==> flow/design.v <==
`timescale 1ns / 1ps
module SCALER_CLOCK_v2(
		input clk33_i,
		input rst_i,
		output khz_clk_o
    );
	localparam [15:0] MATCH = 33333;
	reg [15:0] counter;
	reg khz_clk;
	always @(posedge clk33_i) begin
		if (rst_i) begin
			counter <= {16{1'b0}};
			khz_clk <= 1'b0;
		end else begin
			if (khz_clk) counter <= {16{1'b0}};
			else counter <= counter + 1;
			khz_clk <= (counter == MATCH);
		end
	end
	assign khz_clk_o = khz_clk;
endmodule
`timescale 1ns / 1ps
module ANITA3_scaler(
		clk_i,
		rst_i,
		pps_i,
		count_i,
		scaler_o
    );
	parameter WIDTH = 8;
	parameter PRESCALE = 0;
	input clk_i;
	input rst_i;
	input pps_i;
	input count_i;
	output [WIDTH-1:0] scaler_o;
	reg [WIDTH+PRESCALE-1:0] counter;
	wire [WIDTH+PRESCALE:0] counter_plus_one = counter + 1;
	reg [WIDTH-1:0] scaler;
	always @(posedge clk_i) begin
		if (rst_i) begin
			counter <= {WIDTH+PRESCALE{1'b0}};
			scaler <= {WIDTH{1'b0}};
		end else begin
			if (pps_i) counter <= {WIDTH+PRESCALE{1'b0}};
			else if (count_i && !counter_plus_one[WIDTH+PRESCALE]) counter <= counter_plus_one;
			if (pps_i) scaler <= counter[PRESCALE +: WIDTH];
		end
	end
	assign scaler_o = scaler;
endmodule
`timescale 1ns / 1ps
module SCALER_TOPv2(
		input clk33_i,
		input rst_i,
		input [16:0] scal_i,
		input [4:0] scal_addr_i,
		input scal_rd_i,
		output [15:0] scal_dat_o,
		output [15:0] refpulse_cnt_o
    );
	wire update_scalers;
	SCALER_CLOCK_v2 u_clk(.clk33_i(clk33_i),
								 .rst_i(rst_i),
								 .khz_clk_o(update_scalers));
	wire [15:0] scaler_data_out[31:0];
	reg [1:0] ref_pulse_reg;
	reg [15:0] ref_pulse_counter;
	reg [15:0] ref_pulse_count;
	reg [15:0] gated_scaler;
	wire [15:0] ref_pulse_in = {16{scal_i[0]}};
	always @(posedge clk33_i) begin
		if (rst_i) begin
			gated_scaler <= {16{1'b0}};
			ref_pulse_reg <= {2{1'b0}};
			ref_pulse_counter <= {16{1'b0}};
			ref_pulse_count <= {16{1'b0}};
		end else begin
			gated_scaler <= ref_pulse_in & scal_i[16:1];
			ref_pulse_reg <= {ref_pulse_reg[0],scal_i[0]};
			if (update_scalers) ref_pulse_counter <= {16{1'b0}};
			else if (ref_pulse_reg[0] && !ref_pulse_reg[1]) ref_pulse_counter <= ref_pulse_counter + 1;
			if (update_scalers) ref_pulse_count <= ref_pulse_counter;
		end
	end
	generate
		genvar trig, ant;
		for (trig=0;trig<4;trig=trig+1) begin : L1
			ANITA3_scaler #(.WIDTH(16),.PRESCALE(0)) u_l1_scaler(.clk_i(clk33_i),
																				  .rst_i(rst_i),
																				  .pps_i(update_scalers),
																				  .count_i(scal_i[1+trig]),
																				  .scaler_o(scaler_data_out[12+trig]));
			ANITA3_scaler #(.WIDTH(16),.PRESCALE(0)) u_l1_mon_scaler(.clk_i(clk33_i),
																				  .rst_i(rst_i),
																				  .pps_i(update_scalers),
																				  .count_i(gated_scaler[trig]),
																				  .scaler_o(scaler_data_out[28+trig]));
		end
		for (ant=0;ant<12;ant=ant+1) begin : ANT
			ANITA3_scaler #(.WIDTH(16),.PRESCALE(0)) u_ant_scaler(.clk_i(clk33_i),
																					.rst_i(rst_i),
																					.pps_i(update_scalers),
																					.count_i(scal_i[5+ant]),
																					.scaler_o(scaler_data_out[ant]));
			ANITA3_scaler #(.WIDTH(16),.PRESCALE(0)) u_ant_mon_scaler(.clk_i(clk33_i),
																					.rst_i(rst_i),
																					.pps_i(update_scalers),
																					.count_i(gated_scaler[4+ant]),
																					.scaler_o(scaler_data_out[16+ant]));
		end
	endgenerate
	reg scaler_bank;
	reg [31:0] scaler_ram[63:0];
	reg [31:0] scaler_out;
	reg reading;
	reg updating;
	reg was_updating;
	reg maybe_reading_too_slow;
	reg [4:0] scaler_addr_count;
	wire [5:0] scaler_addr_count_plus_one = scaler_addr_count + 1;
	always @(posedge clk33_i) begin
		if (updating && !rst_i)
			scaler_ram[{scaler_bank,scaler_addr_count}] <= {ref_pulse_count,scaler_data_out[scaler_addr_count]};
		scaler_out <= scaler_ram[{!scaler_bank,scal_addr_i}];
	end
	always @(posedge clk33_i) begin	
		if (rst_i) begin
			scaler_bank <= 1'b0;
			reading <= 1'b0;
			updating <= 1'b0;
			was_updating <= 1'b0;
			maybe_reading_too_slow <= 1'b0;
			scaler_addr_count <= {5{1'b0}};
		end else begin
		if (update_scalers) updating <= 1;
		else if (scaler_addr_count_plus_one[5]) updating <= 0;
		if (updating) scaler_addr_count <= scaler_addr_count_plus_one;
		if ((scal_addr_i == {5{1'b0}}) && scal_rd_i)
			reading <= 1;
		else if ((scal_addr_i == {5{1'b1}}) && scal_rd_i) 
			reading <= 0;
		else if (update_scalers && maybe_reading_too_slow)
			reading <= 0;
		if (!reading) maybe_reading_too_slow <= 0;
		else if (update_scalers && reading) maybe_reading_too_slow <= 1;
		was_updating <= updating;
		if (!updating && was_updating && !reading) scaler_bank <= ~scaler_bank;		
		end
	end
	assign scal_dat_o = scaler_out[15:0];
	assign refpulse_cnt_o = scaler_out[31:16];
endmodule
Reports on SCALER_TOPv2. What the tools print for SCALER_TOPv2, step after step. Line numbers count from 1 in the design file above. Library cell names are shortened. A cell with - has no value.

Top module: SCALER_TOPv2. Clock input: clk33_i. Library: sky130hd. Library corner: tt_025C_1v80.

Elaborated design. Source: Yosys, flattened and elaborated. Widths are those after wreduce. Registers that Yosys merges into a memory's read port (data or address) are not register bits. Print and check cells do not count. Equal cells are merged and count once. Yosys's memory passes give these memory sizes; they may raise the number of words (mostly to a power of two), join words into wider ones and drop unused or constant bits.

Register bits: 1101. RAM bits: 2048. The entry for clocked read ports x word width reads 32. Memory cells: 1. The figure for input port bits is 25. Under output and inout bits stands 32. The entry for cells after elaboration reads 240.

Add/subtract/negate cells: 35. The entry for eq/ne operators reads 33. For mux-type cells the number is 9. The figure for bitwise logic cells is 3. The entry for reductions and logical operators reads 83.

Memories: scaler_ram (words 64, bits a word 32, rd ports 1, wr ports 1, RTL line 114) `reg [31:0] scaler_ram[63:0];`.

Operators by type and width (number): adder 16 x 1 -> 17 bit (second input constant) (32); parallel mux 16 bit (select 32 bit) (1); equality test 5 bit (second input constant) (17); logical AND 1 bit (40); equality test 5 x 4 -> 1 bit (second input constant) (8); logical NOT 1 bit (37); adder 16 x 1 -> 16 bit (second input constant) (2); 2-to-1 mux 32 bit (1); equality test 5 x 3 -> 1 bit (second input constant) (4); equality test 16 bit (second input constant) (1); AND 16 bit (1); equality test 5 x 2 -> 1 bit (second input constant) (2); logical NOT 5 bit (2); adder 5 x 1 -> 6 bit (second input constant) (1); 2-to-1 mux 6 bit (1); 2-to-1 mux 1 bit (6); equality test 5 x 1 -> 1 bit (second input constant) (1); OR reduction 2 bit (2); nonzero test 3 bit (1); NOT 1 bit (2); nonzero test 2 bit (1).

Longest topological paths. Depth = most cells in a row (Yosys ltp): at word level without a register or memory, in the mapped netlist without a sequential cell, where the memories' decode and read muxes count.

The figure for depth after elaboration is 4. For ABC_AREA the number is 0. The figure for mapped depth is 13.

Netlist. The flow's flattened synthesis, as Yosys stat reports it; memories are mapped. The netlist is that of the ABC_AREA named above (0 if unset); the other value can give another one.

Under standard cells after synthesis stands 8774. For chip area (Yosys) the number is 128683.4 um2. The figure for flip-flop cells is 3181.

Cells by type: edfxtp_1 (number 2048, total area 6.15E+04 um2); dfxtp_1 (number 1133, total area 2.27E+04 um2); mux4_2 (number 553, total area 1.25E+04 um2); mux2i_1 (number 754, total area 7.55E+03 um2); nor2_1 (number 1102, total area 4.14E+03 um2); xor2_1 (number 174, total area 1.52E+03 um2); xnor2_1 (number 156, total area 1366.31 um2); nand2_1 (number 321, total area 1.2E+03 um2); nand3_1 (number 210, total area 1.05E+03 um2); clkbuf_1 (number 258, total area 968.429 um2); nand4_1 (number 143, total area 894.608 um2); a22oi_1 (number 112, total area 840.806 um2); a211oi_1 (number 102, total area 765.734 um2); a21oi_1 (number 151, total area 755.725 um2); and4_1 (number 84, total area 735.706 um2); mux2_2 (number 57, total area 641.866 um2); o21ai_0 (number 122, total area 610.586 um2); o211ai_1 (number 78, total area 585.562 um2).

Not listed: further types 63, cells in them 1216. By module: a second synthesis without flattening, with its own total; a netlist apart from the flattened one above.

The figure for cell total of the unflattened synthesis is 8907. For area total of the unflattened synthesis the number is 131477.3 um2.

Rows give one instance, submodules left out.

By module: SCALER_TOPv2 (times used 1, cells 4145, area 85657.2 um2); ANITA3_scaler (times used 32, cells 146, area 1407.6 um2); SCALER_CLOCK_v2 (times used 1, cells 90, area 777.0 um2).

Worst setup path after synthesis. OpenSTA on the mapped netlist: ideal clock, no wires. The path of least setup slack (recovery checks aside). Input and output delay are each 20% of the period. Register names are those of the netlist, which keeps one name where synthesis merged equal registers.

Kind: reg-to-reg. Start point: register scaler_addr_count[0]. End point: memory scaler_ram[0][13]. For period the number is 10.0 ns. Under setup time stands 0.585 ns. For launch time at the first pin the number is 0.000 ns. The entry for arrival reads 4.782 ns. Under data required time stands 9.415 ns. For path slack the number is 4.634 ns. The figure for path delay is 5.367 ns. The figure for stages on the path is 14. The figure for path buffers is 6. Under period reached after synthesis stands 5.366 ns.

"path delay" is the arrival time less input delay plus setup time. "stages on the path" counts driving pins, that of a launching flip-flop among them; a cell with two outputs on the path counts twice. "period reached after synthesis" = period - worst setup slack (recovery checks aside). The figure is calculated, with input and output delays left at 20% of the set period. Between the ends stands the longest chain of elaborated cells between them, by number of cells; it is not shown to be the way that was timed. Of several equally long chains one is given. Each line given opens the expression or statement behind the cell; cells for indexed reads and writes are added by Yosys, which also makes memories of some case tables. The path ends at the data pin of a flip-flop with enable; ways to the enable are not counted.

Path through: dfxtp_1 -> ha_1 -> clkbuf_1 -> clkbuf_1 -> buf_1 -> and3_1 -> ha_1 -> clkbuf_1 -> nor4_1 -> nand2_1 -> or3_1 -> buf_2 -> buf_2 -> a41oi_1. For length of the longest elaborated chain the number is 3.

Ends and longest elaborated chain, post-synthesis: start, declared (RTL line 120) `reg [4:0] scaler_addr_count;`; start, assigned (RTL line 134) `scaler_addr_count <= {5{1'b0}};`; start, assigned (RTL line 138) `if (updating) scaler_addr_count <= scaler_addr_count_plus_one;`; equality test 5 bit (RTL line 124) `scaler_ram[{scaler_bank,scaler_addr_count}] <= {ref_pulse_count,scaler_data_out[scaler_addr_count]};`; parallel mux 16 bit (select 32 bit) (RTL line 124); 2-to-1 mux 32 bit (RTL line 123) `if (updating && !rst_i)`; end, declared (RTL line 114) `reg [31:0] scaler_ram[63:0];`.

Path in the finished layout. From the final timing report of run 1: the path of least setup slack in the routed layout; clock arrival at registers is part of the times.

Kind: reg-to-reg. Start point: register scaler_addr_count[2]. End point: memory scaler_ram[53][15]. For period the number is 5.34 ns. Under setup time stands 0.31 ns. For launch time at the first pin the number is 0.93 ns. The entry for arrival reads 5.25 ns. Under data required time stands 5.95 ns. For path slack the number is 0.70 ns. The figure for stages on the path is 9. The figure for path buffers is 3.

Between the ends stands the longest chain of elaborated cells between them, by number of cells; it is not shown to be the way that was timed. Of several equally long chains one is given. The path ends at the data pin of a flip-flop with enable; ways to the enable are not counted.

Path through: dfxtp_4 -> buf_4 -> and4bb_2 -> a222oi_1 -> o21ai_1 -> a2111oi_0 -> buf_4 -> a41oi_4 -> buf_12. For length of the longest elaborated chain the number is 3.

Ends and longest elaborated chain, after layout: start, declared (RTL line 120) `reg [4:0] scaler_addr_count;`; start, assigned (RTL line 134) `scaler_addr_count <= {5{1'b0}};`; start, assigned (RTL line 138) `if (updating) scaler_addr_count <= scaler_addr_count_plus_one;`; equality test 5 bit (RTL line 124) `scaler_ram[{scaler_bank,scaler_addr_count}] <= {ref_pulse_count,scaler_data_out[scaler_addr_count]};`; parallel mux 16 bit (select 32 bit) (RTL line 124); 2-to-1 mux 32 bit (RTL line 123) `if (updating && !rst_i)`; end, declared (RTL line 114) `reg [31:0] scaler_ram[63:0];`.

==> results <==
Flow measurements of SCALER_TOPv2 on sky130hd: 3 stored runs with different settings, listed in no order. Input and output delays are each 20% of the period that was set; the output load is 0.01 pF. By "clock period reached" is meant the clock period of the run minus its worst setup slack. This is arithmetic on one report: input and output delays are still those of the set period (20% each). By "total power of the final layout" is meant OpenSTA's value without simulated activity: inputs other than the clock are taken to toggle once in ten clock periods, and the tool carries that through the logic.

Files of run 1:
==> flow/run.sh <==
#!/bin/bash
# the make line also repeats the synthesis and layout settings of config.mk as NAME=value (left out here)
make -C /OpenROAD-flow-scripts/flow DESIGN_CONFIG=/design/flow/config.mk WORK_HOME=/design/flow/orfs CLKGATE_MAP_FILE= finish
==> flow/config.mk <==
export PLATFORM = sky130hd
export DESIGN_NAME = SCALER_TOPv2
export DESIGN_NICKNAME = SCALER_TOPv2
export VERILOG_FILES = /design/flow/design.v
export SDC_FILE = /design/flow/constraint.sdc
export NUM_CORES = 4
export LEC_CHECK = 0
export CAP_MARGIN = 20
export CORE_MARGIN = 2
export CORE_UTILIZATION = 40
export PLACE_DENSITY = 0.6
export SETUP_SLACK_MARGIN = 0.01
export SLEW_MARGIN = 20
==> flow/constraint.sdc <==
create_clock -name core_clock -period 5.34 [get_ports {clk33_i}]
set_input_delay 1.0680 -clock core_clock [delete_from_list [all_inputs] [get_ports {clk33_i}]]
set_output_delay 1.0680 -clock core_clock [all_outputs]
set_load 0.01 [all_outputs]

Results of run 1. For the Yosys chip area after synthesis the run shows 128,683.4 um2. The measured die area is 326,264.0 um2. The standard-cell area after layout is 147,294.0 um2. The worst slack on setup checks stands at 0.697 ns. The summed negative setup slack stands at 0.000 ns. For the smallest hold slack the run shows 0.464 ns. For the total power of the final layout the run shows 51.476 mW. The clock period reached is 4.643 ns.

Files of run 2:
==> flow/run.sh <==
#!/bin/bash
# the make line also repeats the synthesis and layout settings of config.mk as NAME=value (left out here)
make -C /OpenROAD-flow-scripts/flow DESIGN_CONFIG=/design/flow/config.mk WORK_HOME=/design/flow/orfs CLKGATE_MAP_FILE= finish
==> flow/config.mk <==
export PLATFORM = sky130hd
export DESIGN_NAME = SCALER_TOPv2
export DESIGN_NICKNAME = SCALER_TOPv2
export VERILOG_FILES = /design/flow/design.v
export SDC_FILE = /design/flow/constraint.sdc
export NUM_CORES = 4
export LEC_CHECK = 0
export CAP_MARGIN = 25
export CELL_PAD_IN_SITES_DETAIL_PLACEMENT = 0
export CELL_PAD_IN_SITES_GLOBAL_PLACEMENT = 3
export CORE_ASPECT_RATIO = 1.52
export CORE_MARGIN = 10
export CORE_UTILIZATION = 23
export CTS_CLUSTER_SIZE = 83
export GPL_TIMING_DRIVEN = 1
export HOLD_SLACK_MARGIN = 0.02
export MAX_ROUTING_LAYER = met4
export MIN_ROUTING_LAYER = met1
export PLACE_DENSITY_LB_ADDON = 0.25
export SLEW_MARGIN = 20
export TNS_END_PERCENT = 20
==> flow/constraint.sdc <==
create_clock -name core_clock -period 3.81 [get_ports {clk33_i}]
set_input_delay 0.7620 -clock core_clock [delete_from_list [all_inputs] [get_ports {clk33_i}]]
set_output_delay 0.7620 -clock core_clock [all_outputs]
set_load 0.01 [all_outputs]

Results of run 2. For the Yosys chip area after synthesis the run shows 128,683.4 um2. The measured die area is 590,467.0 um2. The standard-cell area after layout is 155,407.0 um2. The worst slack on setup checks stands at 0.077 ns. The summed negative setup slack stands at 0.000 ns. For the smallest hold slack the run shows 0.300 ns. For the total power of the final layout the run shows 74.005 mW. The clock period reached is 3.733 ns.

Files of run 3:
==> flow/run.sh <==
#!/bin/bash
# the make line also repeats the synthesis and layout settings of config.mk as NAME=value (left out here)
make -C /OpenROAD-flow-scripts/flow DESIGN_CONFIG=/design/flow/config.mk WORK_HOME=/design/flow/orfs CLKGATE_MAP_FILE= finish
==> flow/config.mk <==
export PLATFORM = sky130hd
export DESIGN_NAME = SCALER_TOPv2
export DESIGN_NICKNAME = SCALER_TOPv2
export VERILOG_FILES = /design/flow/design.v
export SDC_FILE = /design/flow/constraint.sdc
export NUM_CORES = 4
export LEC_CHECK = 0
export CAP_MARGIN = 25
export CELL_PAD_IN_SITES_DETAIL_PLACEMENT = 0
export CELL_PAD_IN_SITES_GLOBAL_PLACEMENT = 3
export CORE_ASPECT_RATIO = 1.52
export CORE_MARGIN = 5
export CORE_UTILIZATION = 23
export CTS_CLUSTER_SIZE = 98
export GPL_TIMING_DRIVEN = 1
export HOLD_SLACK_MARGIN = 0.13
export MAX_ROUTING_LAYER = met4
export MIN_ROUTING_LAYER = met1
export PLACE_DENSITY_LB_ADDON = 0.17
export SETUP_SLACK_MARGIN = 1.08
export SLEW_MARGIN = 20
export TNS_END_PERCENT = 90
==> flow/constraint.sdc <==
create_clock -name core_clock -period 3.81 [get_ports {clk33_i}]
set_input_delay 0.7620 -clock core_clock [delete_from_list [all_inputs] [get_ports {clk33_i}]]
set_output_delay 0.7620 -clock core_clock [all_outputs]
set_load 0.01 [all_outputs]

Results of run 3. For the Yosys chip area after synthesis the run shows 128,683.4 um2. The measured die area is 574,878.0 um2. The standard-cell area after layout is 160,824.0 um2. The worst slack on setup checks stands at 0.715 ns. The summed negative setup slack stands at 0.000 ns. For the smallest hold slack the run shows 0.297 ns. For the total power of the final layout the run shows 73.897 mW. The clock period reached is 3.095 ns.
